==> flow/design.v <==
module full_adder(input a,b,cin,
                  output sum,co);
assign sum=a^b^cin;
assign co=((a&b)||(b&cin)||(cin&a));                 
endmodule
module half_adder(input a,
                  input b,
                  output sum,
                  output carry);
assign sum=a^b;
assign carry=a&b;
endmodule
module mux2_1(input a,b,sel,
              output y);
assign y=sel?b:a;
endmodule
module adder_4bit(input [3:0]a,b,
                  input cin,
                  output [3:0]sum,
                  output co);
wire s1,c1,s2,c2,s3,c3,s4,s11,s44,c4,c11,s22,c22,s33,c33,c44;
full_adder f1(a[0],b[0],1'b0,s1,c1);
full_adder f2(a[1],b[1],c1,s2,c2);
full_adder f3(a[2],b[2],c2,s3,c3);
full_adder f4(a[3],b[3],c3,s4,c4);
full_adder f5(a[0],b[0],1'b1,s11,c11);
full_adder f6(a[1],b[1],c11,s22,c22);
full_adder f7(a[2],b[2],c22,s33,c33);
full_adder f8(a[3],b[3],c33,s44,c44);
mux2_1 m1(s1,s11,cin,sum[0]);
mux2_1 m2(s2,s22,cin,sum[1]);
mux2_1 m3(s3,s33,cin,sum[2]);
mux2_1 m4(s4,s44,cin,sum[3]);
mux2_1 m5(c4,c44,cin,co);
endmodule
module adder_6bit(input [5:0]a,b,
                  input cin,
                  output [5:0]sum,
                  output co);
wire s1,s2,s3,s4,s5,s6,c1,c2,c3,c4,c5,c6;
wire s11,s22,s33,s44,s55,s66,c11,c22,c33,c44,c55,c66;
full_adder f1(a[0],b[0],1'b0,s1,c1);
full_adder f2(a[1],b[1],c1,s2,c2);
full_adder f3(a[2],b[2],c2,s3,c3);
full_adder f4(a[3],b[3],c3,s4,c4);
full_adder f5(a[4],b[4],c4,s5,c5);
full_adder f6(a[5],b[5],c5,s6,c6);
full_adder f7(a[0],b[0],1'b1,s11,c11);
full_adder f8(a[1],b[1],c11,s22,c22);
full_adder f9(a[2],b[2],c22,s33,c33);
full_adder f10(a[3],b[3],c33,s44,c44);
full_adder f11(a[4],b[4],c44,s55,c55);
full_adder f12(a[5],b[5],c55,s66,c66);
mux2_1 m1(s1,s11,cin,sum[0]);
mux2_1 m2(s2,s22,cin,sum[1]);
mux2_1 m3(s3,s33,cin,sum[2]);
mux2_1 m4(s4,s44,cin,sum[3]);
mux2_1 m5(s5,s55,cin,sum[4]);
mux2_1 m6(s6,s66,cin,sum[5]);
mux2_1 m7(c6,c66,cin,co);
endmodule
module adder_8bit(input [7:0] a,b,
                   input cin,
                   output [7:0] sum,
                   output co);
wire s1,s2,s3,s4,s5,s6,s7,s8,c1,c2,c3,c4,c5,c6,c7,c8;
wire s11,s22,s33,s44,s55,s66,s77,s88,c11,c22,c33,c44,c55,c66,c77,c88;
full_adder f10(a[0],b[0],1'b0,s1,c1);
full_adder f20(a[1],b[1],c1,s2,c2);
full_adder f30(a[2],b[2],c2,s3,c3);
full_adder f40(a[3],b[3],c3,s4,c4);
full_adder f50(a[4],b[4],c4,s5,c5);
full_adder f60(a[5],b[5],c5,s6,c6);
full_adder f70(a[6],b[6],c6,s7,c7);
full_adder f80(a[7],b[7],c7,s8,c8);
full_adder f11(a[0],b[0],1'b1,s11,c11);
full_adder f22(a[1],b[1],c11,s22,c22);
full_adder f33(a[2],b[2],c22,s33,c33);
full_adder f44(a[3],b[3],c33,s44,c44);
full_adder f55(a[4],b[4],c44,s55,c55);
full_adder f66(a[5],b[5],c55,s66,c66);
full_adder f77(a[6],b[6],c66,s77,c77);
full_adder f88(a[7],b[7],c77,s88,c88);
mux2_1 m1(s1,s11,cin,sum[0]);
mux2_1 m2(s2,s22,cin,sum[1]);
mux2_1 m3(s3,s33,cin,sum[2]);
mux2_1 m4(s4,s44,cin,sum[3]);
mux2_1 m5(s5,s55,cin,sum[4]);
mux2_1 m6(s6,s66,cin,sum[5]);
mux2_1 m7(s7,s77,cin,sum[6]);
mux2_1 m8(s8,s88,cin,sum[7]);
mux2_1 m9(c8,c88,cin,co);
endmodule
module adder_12bit(input [11:0] a,b,
                   input cin,
                   output [11:0] sum,
                   output co);
wire s1,s2,s3,s4,s5,s6,s7,s8,s9,s10,s11a,s12,c1,c2,c3,c4,c5,c6,c7,c8,c9,c10,c11a,c12;
wire s11,s22,s33,s44,s55,s66,s77,s88,s99,s1010,s1111,s1212;
wire c11,c22,c33,c44,c55,c66,c77,c88,c99,c1010,c1111,c1212;
full_adder f10(a[0],b[0],1'b0,s1,c1);
full_adder f20(a[1],b[1],c1,s2,c2);
full_adder f30(a[2],b[2],c2,s3,c3);
full_adder f40(a[3],b[3],c3,s4,c4);
full_adder f50(a[4],b[4],c4,s5,c5);
full_adder f60(a[5],b[5],c5,s6,c6);
full_adder f70(a[6],b[6],c6,s7,c7);
full_adder f80(a[7],b[7],c7,s8,c8);
full_adder f90(a[8],b[8],c8,s9,c9);
full_adder f100(a[9],b[9],c9,s10,c10);
full_adder f110(a[10],b[10],c10,s11a,c11a);
full_adder f120(a[11],b[11],c11a,s12,c12);
full_adder f11(a[0],b[0],1'b1,s11,c11);
full_adder f22(a[1],b[1],c11,s22,c22);
full_adder f33(a[2],b[2],c22,s33,c33);
full_adder f44(a[3],b[3],c33,s44,c44);
full_adder f55(a[4],b[4],c44,s55,c55);
full_adder f66(a[5],b[5],c55,s66,c66);
full_adder f77(a[6],b[6],c66,s77,c77);
full_adder f88(a[7],b[7],c77,s88,c88);
full_adder f99(a[8],b[8],c88,s99,c99);
full_adder f1010(a[9],b[9],c99,s1010,c1010);
full_adder f1111(a[10],b[10],c1010,s1111,c1111);
full_adder f1212(a[11],b[11],c1111,s1212,c1212);
mux2_1 m1(s1,s11,cin,sum[0]);
mux2_1 m2(s2,s22,cin,sum[1]);
mux2_1 m3(s3,s33,cin,sum[2]);
mux2_1 m4(s4,s44,cin,sum[3]);
mux2_1 m5(s5,s55,cin,sum[4]);
mux2_1 m6(s6,s66,cin,sum[5]);
mux2_1 m7(s7,s77,cin,sum[6]);
mux2_1 m8(s8,s88,cin,sum[7]);
mux2_1 m9(s9,s99,cin,sum[8]);
mux2_1 m10(s10,s1010,cin,sum[9]);
mux2_1 m11(s11a,s1111,cin,sum[10]);
mux2_1 m12(s12,s1212,cin,sum[11]);
mux2_1 m13(c12,c1212,cin,co);
endmodule
module adder_16bit(input [15:0] a,b,
                   input cin,
                   output [15:0] sum,
                   output co);
wire s1,s2,s3,s4,s5,s6,s7,s8,s9,s10,s11a,s12,s13,s14,s15,s16;
wire c1,c2,c3,c4,c5,c6,c7,c8,c9,c10,c11a,c12,c13,c14,c15,c16;
wire s11,s22,s33,s44,s55,s66,s77,s88,s99,s1010,s1111,s1212,s1313,s1414,s1515,s1616;
wire c11,c22,c33,c44,c55,c66,c77,c88,c99,c1010,c1111,c1212,c1313,c1414,c1515,c1616;
full_adder f10(a[0],b[0],1'b0,s1,c1);
full_adder f20(a[1],b[1],c1,s2,c2);
full_adder f30(a[2],b[2],c2,s3,c3);
full_adder f40(a[3],b[3],c3,s4,c4);
full_adder f50(a[4],b[4],c4,s5,c5);
full_adder f60(a[5],b[5],c5,s6,c6);
full_adder f70(a[6],b[6],c6,s7,c7);
full_adder f80(a[7],b[7],c7,s8,c8);
full_adder f90(a[8],b[8],c8,s9,c9);
full_adder f100(a[9],b[9],c9,s10,c10);
full_adder f110(a[10],b[10],c10,s11a,c11a);
full_adder f120(a[11],b[11],c11a,s12,c12);
full_adder f130(a[12],b[12],c12,s13,c13);
full_adder f140(a[13],b[13],c13,s14,c14);
full_adder f150(a[14],b[14],c14,s15,c15);
full_adder f160(a[15],b[15],c15,s16,c16);
full_adder f11(a[0],b[0],1'b1,s11,c11);
full_adder f22(a[1],b[1],c11,s22,c22);
full_adder f33(a[2],b[2],c22,s33,c33);
full_adder f44(a[3],b[3],c33,s44,c44);
full_adder f55(a[4],b[4],c44,s55,c55);
full_adder f66(a[5],b[5],c55,s66,c66);
full_adder f77(a[6],b[6],c66,s77,c77);
full_adder f88(a[7],b[7],c77,s88,c88);
full_adder f99(a[8],b[8],c88,s99,c99);
full_adder f1010(a[9],b[9],c99,s1010,c1010);
full_adder f1111(a[10],b[10],c1010,s1111,c1111);
full_adder f1212(a[11],b[11],c1111,s1212,c1212);
full_adder f1313(a[12],b[12],c1212,s1313,c1313);
full_adder f1414(a[13],b[13],c1313,s1414,c1414);
full_adder f1515(a[14],b[14],c1414,s1515,c1515);
full_adder f1616(a[15],b[15],c1515,s1616,c1616);
mux2_1 m1(s1,s11,cin,sum[0]);
mux2_1 m2(s2,s22,cin,sum[1]);
mux2_1 m3(s3,s33,cin,sum[2]);
mux2_1 m4(s4,s44,cin,sum[3]);
mux2_1 m5(s5,s55,cin,sum[4]);
mux2_1 m6(s6,s66,cin,sum[5]);
mux2_1 m7(s7,s77,cin,sum[6]);
mux2_1 m8(s8,s88,cin,sum[7]);
mux2_1 m9(s9,s99,cin,sum[8]);
mux2_1 m10(s10,s1010,cin,sum[9]);
mux2_1 m11(s11a,s1111,cin,sum[10]);
mux2_1 m12(s12,s1212,cin,sum[11]);
mux2_1 m13(s13,s1313,cin,sum[12]);
mux2_1 m14(s14,s1414,cin,sum[13]);
mux2_1 m15(s15,s1515,cin,sum[14]);
mux2_1 m16(s16,s1616,cin,sum[15]);
mux2_1 m17(c16,c1616,cin,co);
endmodule
module adder_24bit(input [23:0] a,b,
                   input cin,
                   output [23:0] sum,
                   output co);
wire s1,s2,s3,s4,s5,s6,s7,s8,s9,s10,s11a,s12;
wire s13,s14,s15,s16,s17,s18,s19,s20,s21,s222,s23,s24;
wire c1,c2,c3,c4,c5,c6,c7,c8,c9,c10,c11a,c12;
wire c13,c14,c15,c16,c17,c18,c19,c20,c21,c222,c23,c24;
wire s11,s22,s33,s44,s55,s66,s77,s88,s99,s1010,s1111,s1212;
wire s1313,s1414,s1515,s1616,s1717,s1818,s1919,s2020,s2121,s2222,s2323,s2424;
wire c11,c22,c33,c44,c55,c66,c77,c88,c99,c1010,c1111,c1212;
wire c1313,c1414,c1515,c1616,c1717,c1818,c1919,c2020,c2121,c2222,c2323,c2424;
full_adder f10(a[0],b[0],1'b0,s1,c1);
full_adder f20(a[1],b[1],c1,s2,c2);
full_adder f30(a[2],b[2],c2,s3,c3);
full_adder f40(a[3],b[3],c3,s4,c4);
full_adder f50(a[4],b[4],c4,s5,c5);
full_adder f60(a[5],b[5],c5,s6,c6);
full_adder f70(a[6],b[6],c6,s7,c7);
full_adder f80(a[7],b[7],c7,s8,c8);
full_adder f90(a[8],b[8],c8,s9,c9);
full_adder f100(a[9],b[9],c9,s10,c10);
full_adder f110(a[10],b[10],c10,s11a,c11a);
full_adder f120(a[11],b[11],c11a,s12,c12);
full_adder f130(a[12],b[12],c12,s13,c13);
full_adder f140(a[13],b[13],c13,s14,c14);
full_adder f150(a[14],b[14],c14,s15,c15);
full_adder f160(a[15],b[15],c15,s16,c16);
full_adder f170(a[16],b[16],c16,s17,c17);
full_adder f180(a[17],b[17],c17,s18,c18);
full_adder f190(a[18],b[18],c18,s19,c19);
full_adder f200(a[19],b[19],c19,s20,c20);
full_adder f210(a[20],b[20],c20,s21,c21);
full_adder f220(a[21],b[21],c21,s222,c222);
full_adder f230(a[22],b[22],c222,s23,c23);
full_adder f240(a[23],b[23],c23,s24,c24);
full_adder f11(a[0],b[0],1'b1,s11,c11);
full_adder f22(a[1],b[1],c11,s22,c22);
full_adder f33(a[2],b[2],c22,s33,c33);
full_adder f44(a[3],b[3],c33,s44,c44);
full_adder f55(a[4],b[4],c44,s55,c55);
full_adder f66(a[5],b[5],c55,s66,c66);
full_adder f77(a[6],b[6],c66,s77,c77);
full_adder f88(a[7],b[7],c77,s88,c88);
full_adder f99(a[8],b[8],c88,s99,c99);
full_adder f1010(a[9],b[9],c99,s1010,c1010);
full_adder f1111(a[10],b[10],c1010,s1111,c1111);
full_adder f1212(a[11],b[11],c1111,s1212,c1212);
full_adder f1313(a[12],b[12],c1212,s1313,c1313);
full_adder f1414(a[13],b[13],c1313,s1414,c1414);
full_adder f1515(a[14],b[14],c1414,s1515,c1515);
full_adder f1616(a[15],b[15],c1515,s1616,c1616);
full_adder f1717(a[16],b[16],c1616,s1717,c1717);
full_adder f1818(a[17],b[17],c1717,s1818,c1818);
full_adder f1919(a[18],b[18],c1818,s1919,c1919);
full_adder f2020(a[19],b[19],c1919,s2020,c2020);
full_adder f2121(a[20],b[20],c2020,s2121,c2121);
full_adder f2222(a[21],b[21],c2121,s2222,c2222);
full_adder f2323(a[22],b[22],c2222,s2323,c2323);
full_adder f2424(a[23],b[23],c2323,s2424,c2424);
mux2_1 m1(s1,s11,cin,sum[0]);
mux2_1 m2(s2,s22,cin,sum[1]);
mux2_1 m3(s3,s33,cin,sum[2]);
mux2_1 m4(s4,s44,cin,sum[3]);
mux2_1 m5(s5,s55,cin,sum[4]);
mux2_1 m6(s6,s66,cin,sum[5]);
mux2_1 m7(s7,s77,cin,sum[6]);
mux2_1 m8(s8,s88,cin,sum[7]);
mux2_1 m9(s9,s99,cin,sum[8]);
mux2_1 m10(s10,s1010,cin,sum[9]);
mux2_1 m11(s11a,s1111,cin,sum[10]);
mux2_1 m12(s12,s1212,cin,sum[11]);
mux2_1 m13(s13,s1313,cin,sum[12]);
mux2_1 m14(s14,s1414,cin,sum[13]);
mux2_1 m15(s15,s1515,cin,sum[14]);
mux2_1 m16(s16,s1616,cin,sum[15]);
mux2_1 m17(s17,s1717,cin,sum[16]);
mux2_1 m18(s18,s1818,cin,sum[17]);
mux2_1 m19(s19,s1919,cin,sum[18]);
mux2_1 m20(s20,s2020,cin,sum[19]);
mux2_1 m21(s21,s2121,cin,sum[20]);
mux2_1 m22(s222,s2222,cin,sum[21]);
mux2_1 m23(s23,s2323,cin,sum[22]);
mux2_1 m24(s24,s2424,cin,sum[23]);
mux2_1 m25(c24,c2424,cin,co);
endmodule
module mul_2x2(input clk,
               input [1:0]a,b,
               output [3:0]out);           
reg [1:0]clk_a,clk_b;
wire [3:0]temp;
always @(posedge clk)
 begin
  clk_a<=a;
  clk_b<=b;
 end
assign out[0]=clk_a[0]&clk_b[0];
assign temp[0]=clk_a[0]&clk_b[1];
assign temp[1]=clk_a[1]&clk_b[0];
assign temp[2]=clk_a[1]&clk_b[1];
half_adder h1(temp[0],temp[1],out[1],temp[3]);
half_adder h2(temp[3],temp[2],out[2],out[3]);
endmodule
module mul_4x4(input clk,
               input [3:0]a,
               input [3:0]b,
               output [7:0]c);
wire [3:0]q0,q1,q2,q3,q4;
wire [5:0]q5,q6;		
wire [3:0]temp1;
wire [5:0]temp2,temp3,temp4;
reg [3:0]clk_a,clk_b;
always @(posedge clk)
begin
 clk_a<=a;
 clk_b<=b;
end
mul_2x2 m1(clk,clk_a[1:0],clk_b[1:0],q0[3:0]);
mul_2x2 m2(clk,clk_a[3:2],clk_b[1:0],q1[3:0]);
mul_2x2 m3(clk,clk_a[1:0],clk_b[3:2],q2[3:0]);
mul_2x2 m4(clk,clk_a[3:2],clk_b[3:2],q3[3:0]);
assign temp1 ={2'b00,q0[3:2]};
adder_4bit a1(q1[3:0],temp1,1'b0,q4,);
assign temp2 ={2'b00,q2[3:0]};
assign temp3 ={q3[3:0],2'b00};
adder_6bit a2(temp2,temp3,1'b0,q5,);
assign temp4={2'b00,q4[3:0]};
adder_6bit a3(temp4,q5,1'b0,q6,);
assign c[1:0]=q0[1:0];
assign c[7:2]=q6[5:0];
endmodule
module mul_8x8(input clk,
               input [7:0] a,b,
               output [15:0]c);
wire [7:0]q0,q1,q2,q3,q4;
wire [11:0]q5,q6;	
wire [7:0]temp1;
wire [11:0]temp2,temp3,temp4;
reg [7:0]clk_a,clk_b;
always @(posedge clk)
begin
 clk_a<=a;
 clk_b<=b;
end
mul_4x4 mu1(clk,clk_a[3:0],clk_b[3:0],q0[7:0]);
mul_4x4 mu2(clk,clk_a[7:4],clk_b[3:0],q1[7:0]);
mul_4x4 mu3(clk,clk_a[3:0],clk_b[7:4],q2[7:0]);
mul_4x4 mu4(clk,clk_a[7:4],clk_b[7:4],q3[7:0]);
assign temp1 ={4'b0000,q0[7:4]};
adder_8bit a1(q1[7:0],temp1,1'b0,q4,);
assign temp2 ={4'b0000,q2[7:0]};
assign temp3 ={q3[7:0],4'b0000};
adder_12bit a2(temp2,temp3,1'b0,q5,);
assign temp4={4'b0000,q4[7:0]};
adder_12bit a3(temp4,q5,1'b0,q6,);
assign c[3:0]=q0[3:0];
assign c[15:4]=q6[11:0];
endmodule    
module mul_16x16(input clk,
		         input [15:0]a,
                 input [15:0]b,
                 output [31:0]c);
reg [15:0]clk_a,clk_b;
wire [15:0]q0,q1,q2,q3,q4;	
wire [15:0]temp1;
wire [23:0]temp2,temp3,temp4;
wire [23:0]q5,q6;
always @(posedge clk)
 begin
  clk_a<=a;
  clk_b<=b;
 end
mul_8x8 m1(clk,clk_a[7:0],clk_b[7:0],q0[15:0]);
mul_8x8 m2(clk,clk_a[15:8],clk_b[7:0],q1[15:0]);
mul_8x8 m3(clk,clk_a[7:0],clk_b[15:8],q2[15:0]);
mul_8x8 m4(clk,clk_a[15:8],clk_b[15:8],q3[15:0]);
assign temp1 ={8'b0,q0[15:8]};
adder_16bit a1(q1[15:0],temp1,1'b0,q4,);
assign temp2 ={8'b0,q2[15:0]};
assign temp3 ={q3[15:0],8'b0};
adder_24bit a2(temp2,temp3,1'b0,q5,);
assign temp4={8'b0,q4[15:0]};
adder_24bit a3(temp4,q5,1'b0,q6,);
assign c[7:0]=q0[7:0];
assign c[31:8]=q6[23:0];
endmodule
module accumulator(input clk,en,clr,
                   input [31:0]a,
                   output [39:0]c);
reg [39:0]acc;
always @(posedge clk)
 begin
  if (clr)
   acc <= 40'b0;
  else if (en)
  begin 
   acc <= acc + {8'b0,a};
  end
 end
assign c = acc;
endmodule
module mac_unit(input clk,en,clr,
                input [15:0]a,b,
                output [39:0]c);
wire [31:0]temp1;
mul_16x16 m1(clk,a,b,temp1);
accumulator a1(clk,en,clr,temp1,c);
endmodule
Subject: tool reports on mac_unit

Hi,

From RTL to reports: mac_unit
Tool output for the design above before and after an edit, in the order of the flow.
"original" refers to lines of the RTL above, "edited" to lines of the edited file.
"change": "edited" minus "original" as printed here. "rel. change": 100 x difference / "original".
The mark n/a stands for no value.
- top: mac_unit
- clock input: clk
- standard-cell library: sky130hd
- timing corner: tt_025C_1v80

Edit of the RTL
The edit as a unified diff against the file above.
A script made this edit. It changes what the design does and was not meant as an optimisation.
begin of diff
@@ -391,5 +391,5 @@
   else if (en)
   begin 
-   acc <= acc + {8'b0,a};
+   acc <= acc | {8'b0,a};
   end
  end
end of diff

Word-level counts
Counts by Yosys on the flattened word-level netlist (proc, flatten, opt, wreduce; memories kept). Register bits leave out memories and registers merged into their read ports (data or address); mux counts leave out enables and synchronous resets folded into registers. Print and check cells are left out. Cells with the same type and inputs are merged into one.
- word-level totals (element ; original ; edited ; change ; rel. change (%)):
    elaborated cells ; 2070 ; 2070 ; 0 ; 0.00
    bits in registers ; 168 ; 168 ; 0 ; 0.00
    bits of input ports ; 35 ; 35 ; 0 ; 0.00
    output and inout bits ; 40 ; 40 ; 0 ; 0.00
- cells by class (element ; original ; edited ; change ; rel. change (%)):
    bitwise gates (word level) ; 1716 ; 1717 ; +1 ; +0.06
    add/sub/neg operators ; 1 ; 0 ; -1 ; -100.00
    reduce/logical cells ; 322 ; 322 ; 0 ; 0.00
- operators by type and width (operator ; original ; edited ; change ; rel. change (%)):
    adder 40 x 32 -> 40 bit ; 1 ; 0 ; -1 ; -100.00
    bitwise OR 40 x 32 -> 40 bit ; 0 ; 1 ; +1 ; n/a
    AND 1 bit ; 1035 ; 1035 ; 0 ; 0.00
    bitwise XOR 1 bit ; 681 ; 681 ; 0 ; 0.00
    logical OR 1 bit ; 322 ; 322 ; 0 ; 0.00

Depth
Yosys ltp: most cells in a row. Word level: on the elaborated netlist, between registers, memories and ports. Mapped: between sequential cells and ports; inverters and the memories' decode and read muxes count.
- logic depth (element ; original ; edited ; change ; rel. change (%)):
    depth after elaboration ; 83 ; 83 ; 0 ; 0.00
    ABC_AREA ; 0 ; 0 ; n/a ; n/a
    gate-level depth with buffers ; 58 ; 54 ; -4 ; -6.90
    depth with buffers taken out ; 57 ; 53 ; -4 ; -7.02

Mapped cells and area
Yosys stat after the flow's synthesis: flattened, memories mapped to cells. It holds for the ABC_AREA given above (unset counts as 0); a run with the other value may have another netlist.
- cell types (type ; original ; edited ; change ; rel. change (%)):
    sky130_fd_sc_hd__nand2_1 ; 45 ; 12 ; -33 ; -73.33
    sky130_fd_sc_hd__ha_1 ; 264 ; 232 ; -32 ; -12.12
    sky130_fd_sc_hd__xnor2_1 ; 37 ; 13 ; -24 ; -64.86
    sky130_fd_sc_hd__mux2i_1 ; 21 ; 0 ; -21 ; -100.00
    sky130_fd_sc_hd__nor2_1 ; 51 ; 32 ; -19 ; -37.25
    sky130_fd_sc_hd__nand3_1 ; 13 ; 0 ; -13 ; -100.00
    sky130_fd_sc_hd__a21o_1 ; 11 ; 0 ; -11 ; -100.00
    sky130_fd_sc_hd__nand4_1 ; 11 ; 0 ; -11 ; -100.00
    sky130_fd_sc_hd__inv_1 ; 313 ; 322 ; +9 ; +2.88
    sky130_fd_sc_hd__nand2b_1 ; 9 ; 0 ; -9 ; -100.00
    sky130_fd_sc_hd__nor3_1 ; 9 ; 0 ; -9 ; -100.00
    sky130_fd_sc_hd__o21ai_0 ; 9 ; 0 ; -9 ; -100.00
    sky130_fd_sc_hd__dfxtp_1 ; 168 ; 160 ; -8 ; -4.76
    sky130_fd_sc_hd__xor2_1 ; 23 ; 16 ; -7 ; -30.43
    sky130_fd_sc_hd__buf_4 ; 1 ; 8 ; +7 ; +700.00
    sky130_fd_sc_hd__o21ai_1 ; 5 ; 0 ; -5 ; -100.00
    sky130_fd_sc_hd__o22ai_1 ; 5 ; 0 ; -5 ; -100.00
    sky130_fd_sc_hd__a211oi_1 ; 4 ; 0 ; -4 ; -100.00
Not every row of either side is listed.
- synthesis totals (element ; original ; edited ; change ; rel. change (%)):
    flip-flop cells ; 168 ; 160 ; -8 ; -4.76
    synthesis area (um^2) ; 15595.0 ; 13508.0 ; -2087.0 ; -13.38
    area of sequential cells (um^2) ; 3363.2 ; 3203.1 ; -160.1 ; -4.76
    standard cells after synthesis ; 1571 ; 1303 ; -268 ; -17.06
    buffer cells ; 48 ; 46 ; -2 ; -4.17
By module: a second synthesis without flattening, with its own total; a netlist apart from the flattened one above.
- unflattened totals (element ; original ; edited ; change ; rel. change (%)):
    cell total of the unflattened synthesis ; 2802 ; 2529 ; -273 ; -9.74
    area total of the unflattened synthesis (um^2) ; 42081.6 ; 40007.1 ; -2074.5 ; -4.93
Each row is one instance without its submodules.
- by module, original (module ; seq. area (um^2) ; area (um^2) ; cells ; times used):
    full_adder ; 0.0 ; 20.0 ; 1 ; 896
    mux2_1 ; 0.0 ; 15.0 ; 1 ; 511
    mul_2x2 ; 80.1 ; 105.1 ; 8 ; 64
    accumulator ; 800.8 ; 3108.0 ; 384 ; 1
    mul_4x4 ; 160.2 ; 163.9 ; 9 ; 16
    half_adder ; 0.0 ; 12.5 ; 1 ; 128
    mul_8x8 ; 320.3 ; 324.1 ; 17 ; 4
    mul_16x16 ; 640.6 ; 644.4 ; 33 ; 1
    adder_6bit ; 0.0 ; 7.5 ; 2 ; 32
    adder_4bit ; 0.0 ; 7.5 ; 2 ; 16
    adder_12bit ; 0.0 ; 7.5 ; 2 ; 8
    adder_8bit ; 0.0 ; 7.5 ; 2 ; 4
    adder_24bit ; 0.0 ; 7.5 ; 2 ; 2
    adder_16bit ; 0.0 ; 7.5 ; 2 ; 1
    mac_unit ; 0.0 ; 0.0 ; 0 ; 1
- by module, edited (module ; seq. area (um^2) ; area (um^2) ; cells ; times used):
    full_adder ; 0.0 ; 20.0 ; 1 ; 896
    mux2_1 ; 0.0 ; 15.0 ; 1 ; 511
    mul_2x2 ; 80.1 ; 105.1 ; 8 ; 64
    mul_4x4 ; 160.2 ; 163.9 ; 9 ; 16
    half_adder ; 0.0 ; 12.5 ; 1 ; 128
    mul_8x8 ; 320.3 ; 324.1 ; 17 ; 4
    accumulator ; 640.6 ; 1033.5 ; 111 ; 1
    mul_16x16 ; 640.6 ; 644.4 ; 33 ; 1
    adder_6bit ; 0.0 ; 7.5 ; 2 ; 32
    adder_4bit ; 0.0 ; 7.5 ; 2 ; 16
    adder_12bit ; 0.0 ; 7.5 ; 2 ; 8
    adder_8bit ; 0.0 ; 7.5 ; 2 ; 4
    adder_24bit ; 0.0 ; 7.5 ; 2 ; 2
    adder_16bit ; 0.0 ; 7.5 ; 2 ; 1
    mac_unit ; 0.0 ; 0.0 ; 0 ; 1

Timing after synthesis
OpenSTA on the mapped netlist: ideal clock, no wires. The path of least setup slack (recovery checks aside). Input and output delay are each 20% of the period. Register names are those of the netlist, which keeps one name where synthesis merged equal registers.
- timing post-synthesis (element ; original ; edited ; change ; rel. change (%)):
    path type ; reg-to-reg ; reg-to-reg ; n/a ; n/a
    start ; register (no name shown) ; register (no name shown) ; n/a ; n/a
    end ; register a1.acc[38] ; register a1.acc[31] ; n/a ; n/a
    period (ns) ; 13.5 ; 13.5 ; 0.0 ; 0.00
    driving pins on the path ; 53 ; 51 ; -2 ; -3.77
    path delay (ns) ; 13.697 ; 13.175 ; -0.522 ; -3.81
    data required time (ns) ; 13.372 ; 13.372 ; 0.000 ; 0.00
    path buffers ; 1 ; 1 ; 0 ; 0.00
    arrival time (ns) ; 13.569 ; 13.047 ; -0.522 ; -3.85
    time at the first pin (ns) ; 0.000 ; 0.000 ; 0.000 ; n/a
    setup time (ns) ; 0.128 ; 0.128 ; 0.000 ; n/a
    setup slack (ns) ; -0.196 ; 0.326 ; +0.522 ; n/a
    synthesis period reached (ns) ; 13.696 ; 13.174 ; -0.522 ; -3.81
"path delay" is the arrival time less input delay plus setup time.
"driving pins on the path" counts driving pins, that of a launching flip-flop among them; a cell with two outputs on the path counts twice.
"synthesis period reached" = period - worst setup slack (recovery checks aside). The figure is calculated, with input and output delays left at 20% of the set period.
Between the ends stands the longest chain of elaborated cells between them, by number of cells; it is not shown to be the way that was timed. Of several equally long chains one is given.
A line is the first line of the expression or statement that the cell stems from. Yosys adds cells for indexed reads and writes and turns some case tables into memories.
On the way, post-synthesis, original:
- cells stage by stage: sky130_fd_sc_hd__dfxtp_1 > sky130_fd_sc_hd__clkbuf_1 > sky130_fd_sc_hd__and2_1 > sky130_fd_sc_hd__ha_1 > sky130_fd_sc_hd__ha_1 > sky130_fd_sc_hd__ha_1 > sky130_fd_sc_hd__fa_1 > sky130_fd_sc_hd__inv_1 > sky130_fd_sc_hd__fa_1 > sky130_fd_sc_hd__inv_1 > sky130_fd_sc_hd__fa_1 > sky130_fd_sc_hd__fa_1 > sky130_fd_sc_hd__inv_1 > sky130_fd_sc_hd__fa_1 > sky130_fd_sc_hd__inv_1 > sky130_fd_sc_hd__fa_1 > sky130_fd_sc_hd__fa_1 > sky130_fd_sc_hd__fa_1 > (+17 left out) > sky130_fd_sc_hd__fa_1 > sky130_fd_sc_hd__fa_1 > sky130_fd_sc_hd__inv_1 > sky130_fd_sc_hd__ha_1 > sky130_fd_sc_hd__ha_1 > sky130_fd_sc_hd__ha_1 > sky130_fd_sc_hd__ha_1 > sky130_fd_sc_hd__ha_1 > sky130_fd_sc_hd__ha_1 > sky130_fd_sc_hd__ha_1 > sky130_fd_sc_hd__xnor2_1 > sky130_fd_sc_hd__xnor2_1 > sky130_fd_sc_hd__ha_1 > sky130_fd_sc_hd__nand2_1 > sky130_fd_sc_hd__a2111oi_0 > sky130_fd_sc_hd__o41ai_2 > sky130_fd_sc_hd__xor2_1 > sky130_fd_sc_hd__nor2_1
- length of the longest elaborated chain: 83
- elaborated cells on any way between the ends at 739
- noted source lines of those cells: 7
- classes of those cells: add/sub (1); logic (588); reduce/logical (150)
- RTL lines, path post-synthesis, original (element ; RTL line ; source):
    AND 1 bit ; 295 ; assign temp[1]=clk_a[1]&clk_b[0];
    AND 1 bit ; 11 ; assign carry=a&b;
    bitwise XOR 1 bit ; 10 ; assign sum=a^b;
    AND 1 bit x2 ; 4 ; assign co=((a&b)||(b&cin)||(cin&a));
    logical OR 1 bit x2 ; 4 ;
    bitwise XOR 1 bit ; 3 ; assign sum=a^b^cin;
    AND 1 bit ; 4 ;
    (+59 left out) ; n/a ;
    AND 1 bit ; 4 ;
    logical OR 1 bit x2 ; 4 ;
    AND 1 bit ; 4 ;
    logical OR 1 bit x2 ; 4 ;
    AND 1 bit x7 ; 4 ;
    bitwise XOR 1 bit ; 3 ;
    adder 40 x 32 -> 40 bit ; 393 ; acc <= acc + {8'b0,a};
    end, assigned ; 390 ; acc <= 40'b0;
    end, assigned ; 393 ;
    end, declared ; 386 ; reg [39:0]acc;
On the way, post-synthesis, edited:
- cells stage by stage: sky130_fd_sc_hd__dfxtp_1 > sky130_fd_sc_hd__clkbuf_1 > sky130_fd_sc_hd__and2_1 > sky130_fd_sc_hd__ha_1 > sky130_fd_sc_hd__ha_1 > sky130_fd_sc_hd__ha_1 > sky130_fd_sc_hd__fa_1 > sky130_fd_sc_hd__fa_1 > sky130_fd_sc_hd__fa_1 > sky130_fd_sc_hd__fa_1 > sky130_fd_sc_hd__inv_1 > sky130_fd_sc_hd__fa_1 > sky130_fd_sc_hd__fa_1 > sky130_fd_sc_hd__fa_1 > sky130_fd_sc_hd__fa_1 > sky130_fd_sc_hd__inv_1 > sky130_fd_sc_hd__fa_1 > sky130_fd_sc_hd__fa_1 > (+15 left out) > sky130_fd_sc_hd__inv_1 > sky130_fd_sc_hd__fa_1 > sky130_fd_sc_hd__fa_1 > sky130_fd_sc_hd__fa_1 > sky130_fd_sc_hd__fa_1 > sky130_fd_sc_hd__fa_1 > sky130_fd_sc_hd__fa_1 > sky130_fd_sc_hd__ha_1 > sky130_fd_sc_hd__ha_1 > sky130_fd_sc_hd__ha_1 > sky130_fd_sc_hd__ha_1 > sky130_fd_sc_hd__ha_1 > sky130_fd_sc_hd__ha_1 > sky130_fd_sc_hd__ha_1 > sky130_fd_sc_hd__xor2_1 > sky130_fd_sc_hd__xnor3_1 > sky130_fd_sc_hd__a21oi_1 > sky130_fd_sc_hd__nor2_1
- length of the longest elaborated chain: 83
- elaborated cells on any way between the ends at 689
- noted source lines of those cells: 7
- classes of those cells: logic (539); reduce/logical (150)
- RTL lines, path post-synthesis, edited (element ; RTL line ; source):
    AND 1 bit ; 294 ; assign temp[0]=clk_a[0]&clk_b[1];
    AND 1 bit ; 11 ; assign carry=a&b;
    bitwise XOR 1 bit ; 10 ; assign sum=a^b;
    AND 1 bit x2 ; 4 ; assign co=((a&b)||(b&cin)||(cin&a));
    logical OR 1 bit x2 ; 4 ;
    bitwise XOR 1 bit ; 3 ; assign sum=a^b^cin;
    AND 1 bit ; 4 ;
    (+59 left out) ; n/a ;
    AND 1 bit ; 4 ;
    logical OR 1 bit x2 ; 4 ;
    AND 1 bit ; 4 ;
    logical OR 1 bit x2 ; 4 ;
    AND 1 bit x7 ; 4 ;
    bitwise XOR 1 bit ; 3 ;
    bitwise OR 40 x 32 -> 40 bit ; 393 ; acc <= acc | {8'b0,a};
    end, assigned ; 390 ; acc <= 40'b0;
    end, assigned ; 393 ;
    end, declared ; 386 ; reg [39:0]acc;

Timing after layout
From the final timing report of each run of pair A: the path of least setup slack in the routed layout; clock arrival at registers is part of the times.
- timing after layout (element ; original ; edited ; change ; rel. change (%)):
    path type ; reg-to-reg ; reg-to-reg ; n/a ; n/a
    start ; register (no name shown) ; register (no name shown) ; n/a ; n/a
    end ; register a1.acc[38] ; register a1.acc[31] ; n/a ; n/a
    setup slack (ns) ; 0.12 ; 0.53 ; +0.41 ; n/a
    data required time (ns) ; 13.82 ; 13.82 ; 0.00 ; 0.00
    time at the first pin (ns) ; 0.44 ; 0.43 ; -0.01 ; -2.27
    driving pins on the path ; 53 ; 50 ; -3 ; -5.66
    arrival time (ns) ; 13.69 ; 13.29 ; -0.40 ; -2.92
    setup time (ns) ; 0.12 ; 0.12 ; 0.00 ; n/a
    path buffers ; 1 ; 0 ; -1 ; -100.00
    period (ns) ; 13.5 ; 13.5 ; 0.0 ; 0.00
Between the ends stands the longest chain of elaborated cells between them, by number of cells; it is not shown to be the way that was timed. Of several equally long chains one is given.
On the way, after layout, original:
- cells stage by stage: sky130_fd_sc_hd__dfxtp_2 > sky130_fd_sc_hd__and2_4 > sky130_fd_sc_hd__ha_4 > sky130_fd_sc_hd__ha_4 > sky130_fd_sc_hd__ha_4 > sky130_fd_sc_hd__fa_2 > sky130_fd_sc_hd__inv_1 > sky130_fd_sc_hd__fa_1 > sky130_fd_sc_hd__inv_2 > sky130_fd_sc_hd__fa_2 > sky130_fd_sc_hd__fa_1 > sky130_fd_sc_hd__inv_1 > sky130_fd_sc_hd__fa_1 > sky130_fd_sc_hd__inv_2 > sky130_fd_sc_hd__fa_2 > sky130_fd_sc_hd__fa_2 > sky130_fd_sc_hd__fa_2 > sky130_fd_sc_hd__fa_2 > (+17 left out) > sky130_fd_sc_hd__fa_2 > sky130_fd_sc_hd__inv_2 > sky130_fd_sc_hd__ha_4 > sky130_fd_sc_hd__ha_4 > sky130_fd_sc_hd__ha_4 > sky130_fd_sc_hd__ha_4 > sky130_fd_sc_hd__ha_4 > sky130_fd_sc_hd__ha_4 > sky130_fd_sc_hd__ha_4 > sky130_fd_sc_hd__xnor2_2 > sky130_fd_sc_hd__xnor2_1 > sky130_fd_sc_hd__ha_1 > sky130_fd_sc_hd__buf_4 > sky130_fd_sc_hd__nand2_1 > sky130_fd_sc_hd__a2111oi_4 > sky130_fd_sc_hd__o41ai_2 > sky130_fd_sc_hd__xor2_1 > sky130_fd_sc_hd__nor2_1
- length of the longest elaborated chain: 83
- elaborated cells on any way between the ends at 565
- noted source lines of those cells: 7
- classes of those cells: add/sub (1); logic (448); reduce/logical (116)
- RTL lines, path after layout, original (element ; RTL line ; source):
    AND 1 bit ; 294 ; assign temp[0]=clk_a[0]&clk_b[1];
    AND 1 bit ; 11 ; assign carry=a&b;
    bitwise XOR 1 bit ; 10 ; assign sum=a^b;
    AND 1 bit x2 ; 4 ; assign co=((a&b)||(b&cin)||(cin&a));
    logical OR 1 bit x2 ; 4 ;
    bitwise XOR 1 bit ; 3 ; assign sum=a^b^cin;
    AND 1 bit ; 4 ;
    (+59 left out) ; n/a ;
    AND 1 bit ; 4 ;
    logical OR 1 bit x2 ; 4 ;
    AND 1 bit ; 4 ;
    logical OR 1 bit x2 ; 4 ;
    AND 1 bit x7 ; 4 ;
    bitwise XOR 1 bit ; 3 ;
    adder 40 x 32 -> 40 bit ; 393 ; acc <= acc + {8'b0,a};
    end, assigned ; 390 ; acc <= 40'b0;
    end, assigned ; 393 ;
    end, declared ; 386 ; reg [39:0]acc;
On the way, after layout, edited:
- cells stage by stage: sky130_fd_sc_hd__dfxtp_1 > sky130_fd_sc_hd__and2_1 > sky130_fd_sc_hd__ha_1 > sky130_fd_sc_hd__ha_1 > sky130_fd_sc_hd__ha_1 > sky130_fd_sc_hd__fa_1 > sky130_fd_sc_hd__fa_2 > sky130_fd_sc_hd__fa_2 > sky130_fd_sc_hd__fa_1 > sky130_fd_sc_hd__inv_1 > sky130_fd_sc_hd__fa_1 > sky130_fd_sc_hd__inv_1 > sky130_fd_sc_hd__fa_2 > sky130_fd_sc_hd__inv_1 > sky130_fd_sc_hd__fa_2 > sky130_fd_sc_hd__fa_1 > sky130_fd_sc_hd__inv_1 > sky130_fd_sc_hd__fa_1 > (+14 left out) > sky130_fd_sc_hd__inv_1 > sky130_fd_sc_hd__fa_2 > sky130_fd_sc_hd__fa_2 > sky130_fd_sc_hd__fa_2 > sky130_fd_sc_hd__fa_2 > sky130_fd_sc_hd__fa_2 > sky130_fd_sc_hd__fa_1 > sky130_fd_sc_hd__ha_1 > sky130_fd_sc_hd__ha_1 > sky130_fd_sc_hd__ha_1 > sky130_fd_sc_hd__ha_1 > sky130_fd_sc_hd__ha_1 > sky130_fd_sc_hd__ha_1 > sky130_fd_sc_hd__ha_1 > sky130_fd_sc_hd__xor2_1 > sky130_fd_sc_hd__xnor3_1 > sky130_fd_sc_hd__a21oi_1 > sky130_fd_sc_hd__nor2_1
- length of the longest elaborated chain: 83
- elaborated cells on any way between the ends at 516
- noted source lines of those cells: 7
- classes of those cells: logic (400); reduce/logical (116)
- RTL lines, path after layout, edited (element ; RTL line ; source):
    AND 1 bit ; 294 ; assign temp[0]=clk_a[0]&clk_b[1];
    AND 1 bit ; 11 ; assign carry=a&b;
    bitwise XOR 1 bit ; 10 ; assign sum=a^b;
    AND 1 bit x2 ; 4 ; assign co=((a&b)||(b&cin)||(cin&a));
    logical OR 1 bit x2 ; 4 ;
    bitwise XOR 1 bit ; 3 ; assign sum=a^b^cin;
    AND 1 bit ; 4 ;
    (+59 left out) ; n/a ;
    AND 1 bit ; 4 ;
    logical OR 1 bit x2 ; 4 ;
    AND 1 bit ; 4 ;
    logical OR 1 bit x2 ; 4 ;
    AND 1 bit x7 ; 4 ;
    bitwise XOR 1 bit ; 3 ;
    bitwise OR 40 x 32 -> 40 bit ; 393 ; acc <= acc | {8'b0,a};
    end, assigned ; 390 ; acc <= 40'b0;
    end, assigned ; 393 ;
    end, declared ; 386 ; reg [39:0]acc;

Layout results
Both versions went through the flow (Yosys, OpenROAD) with the same settings in each pair. Constraints: input delay and output delay 20% of the set period each, output load 0.01 pF.
Flow settings, pair A:
- period_ns at 13.5
- noted CAP_MARGIN: 20
- CORE_MARGIN: 2
- CORE_UTILIZATION: 40
- SLEW_MARGIN: 20
- measured results, pair A (element ; original ; edited ; change ; rel. change (%)):
    setup TNS (ns) ; 0.000 ; 0.000 ; 0.000 ; n/a
    standard-cell area after layout (um^2) ; 18054.8 ; 15401.0 ; -2653.8 ; -14.70
    lowest setup slack (ns) ; 0.122 ; 0.529 ; +0.407 ; n/a
    overall die area (um^2) ; 40582.1 ; 35255.7 ; -5326.4 ; -13.12
    area of the synthesized netlist (um^2) ; 15595.0 ; 13508.0 ; -2087.0 ; -13.38
Flow settings, pair B:
- CELL_PAD_IN_SITES_DETAIL_PLACEMENT: 2
- CORE_ASPECT_RATIO at 0.64
- CORE_UTILIZATION: 26
- CTS_CLUSTER_SIZE: 43
- GPL_TIMING_DRIVEN: 1
- MIN_ROUTING_LAYER: met1
- PLACE_DENSITY at 0.41
- SETUP_SLACK_MARGIN at 4.84
- SLEW_MARGIN: 35
- period_ns at 20.0
- noted CAP_MARGIN: 20
- CORE_MARGIN: 2
- measured results, pair B (element ; original ; edited ; change ; rel. change (%)):
    setup TNS (ns) ; 0.000 ; 0.000 ; 0.000 ; n/a
    standard-cell area after layout (um^2) ; 17953.5 ; 15541.2 ; -2412.3 ; -13.44
    lowest setup slack (ns) ; 5.544 ; 5.822 ; +0.278 ; n/a
    overall die area (um^2) ; 62003.7 ; 53837.9 ; -8165.8 ; -13.17
    area of the synthesized netlist (um^2) ; 15595.0 ; 13508.0 ; -2087.0 ; -13.38

Regards
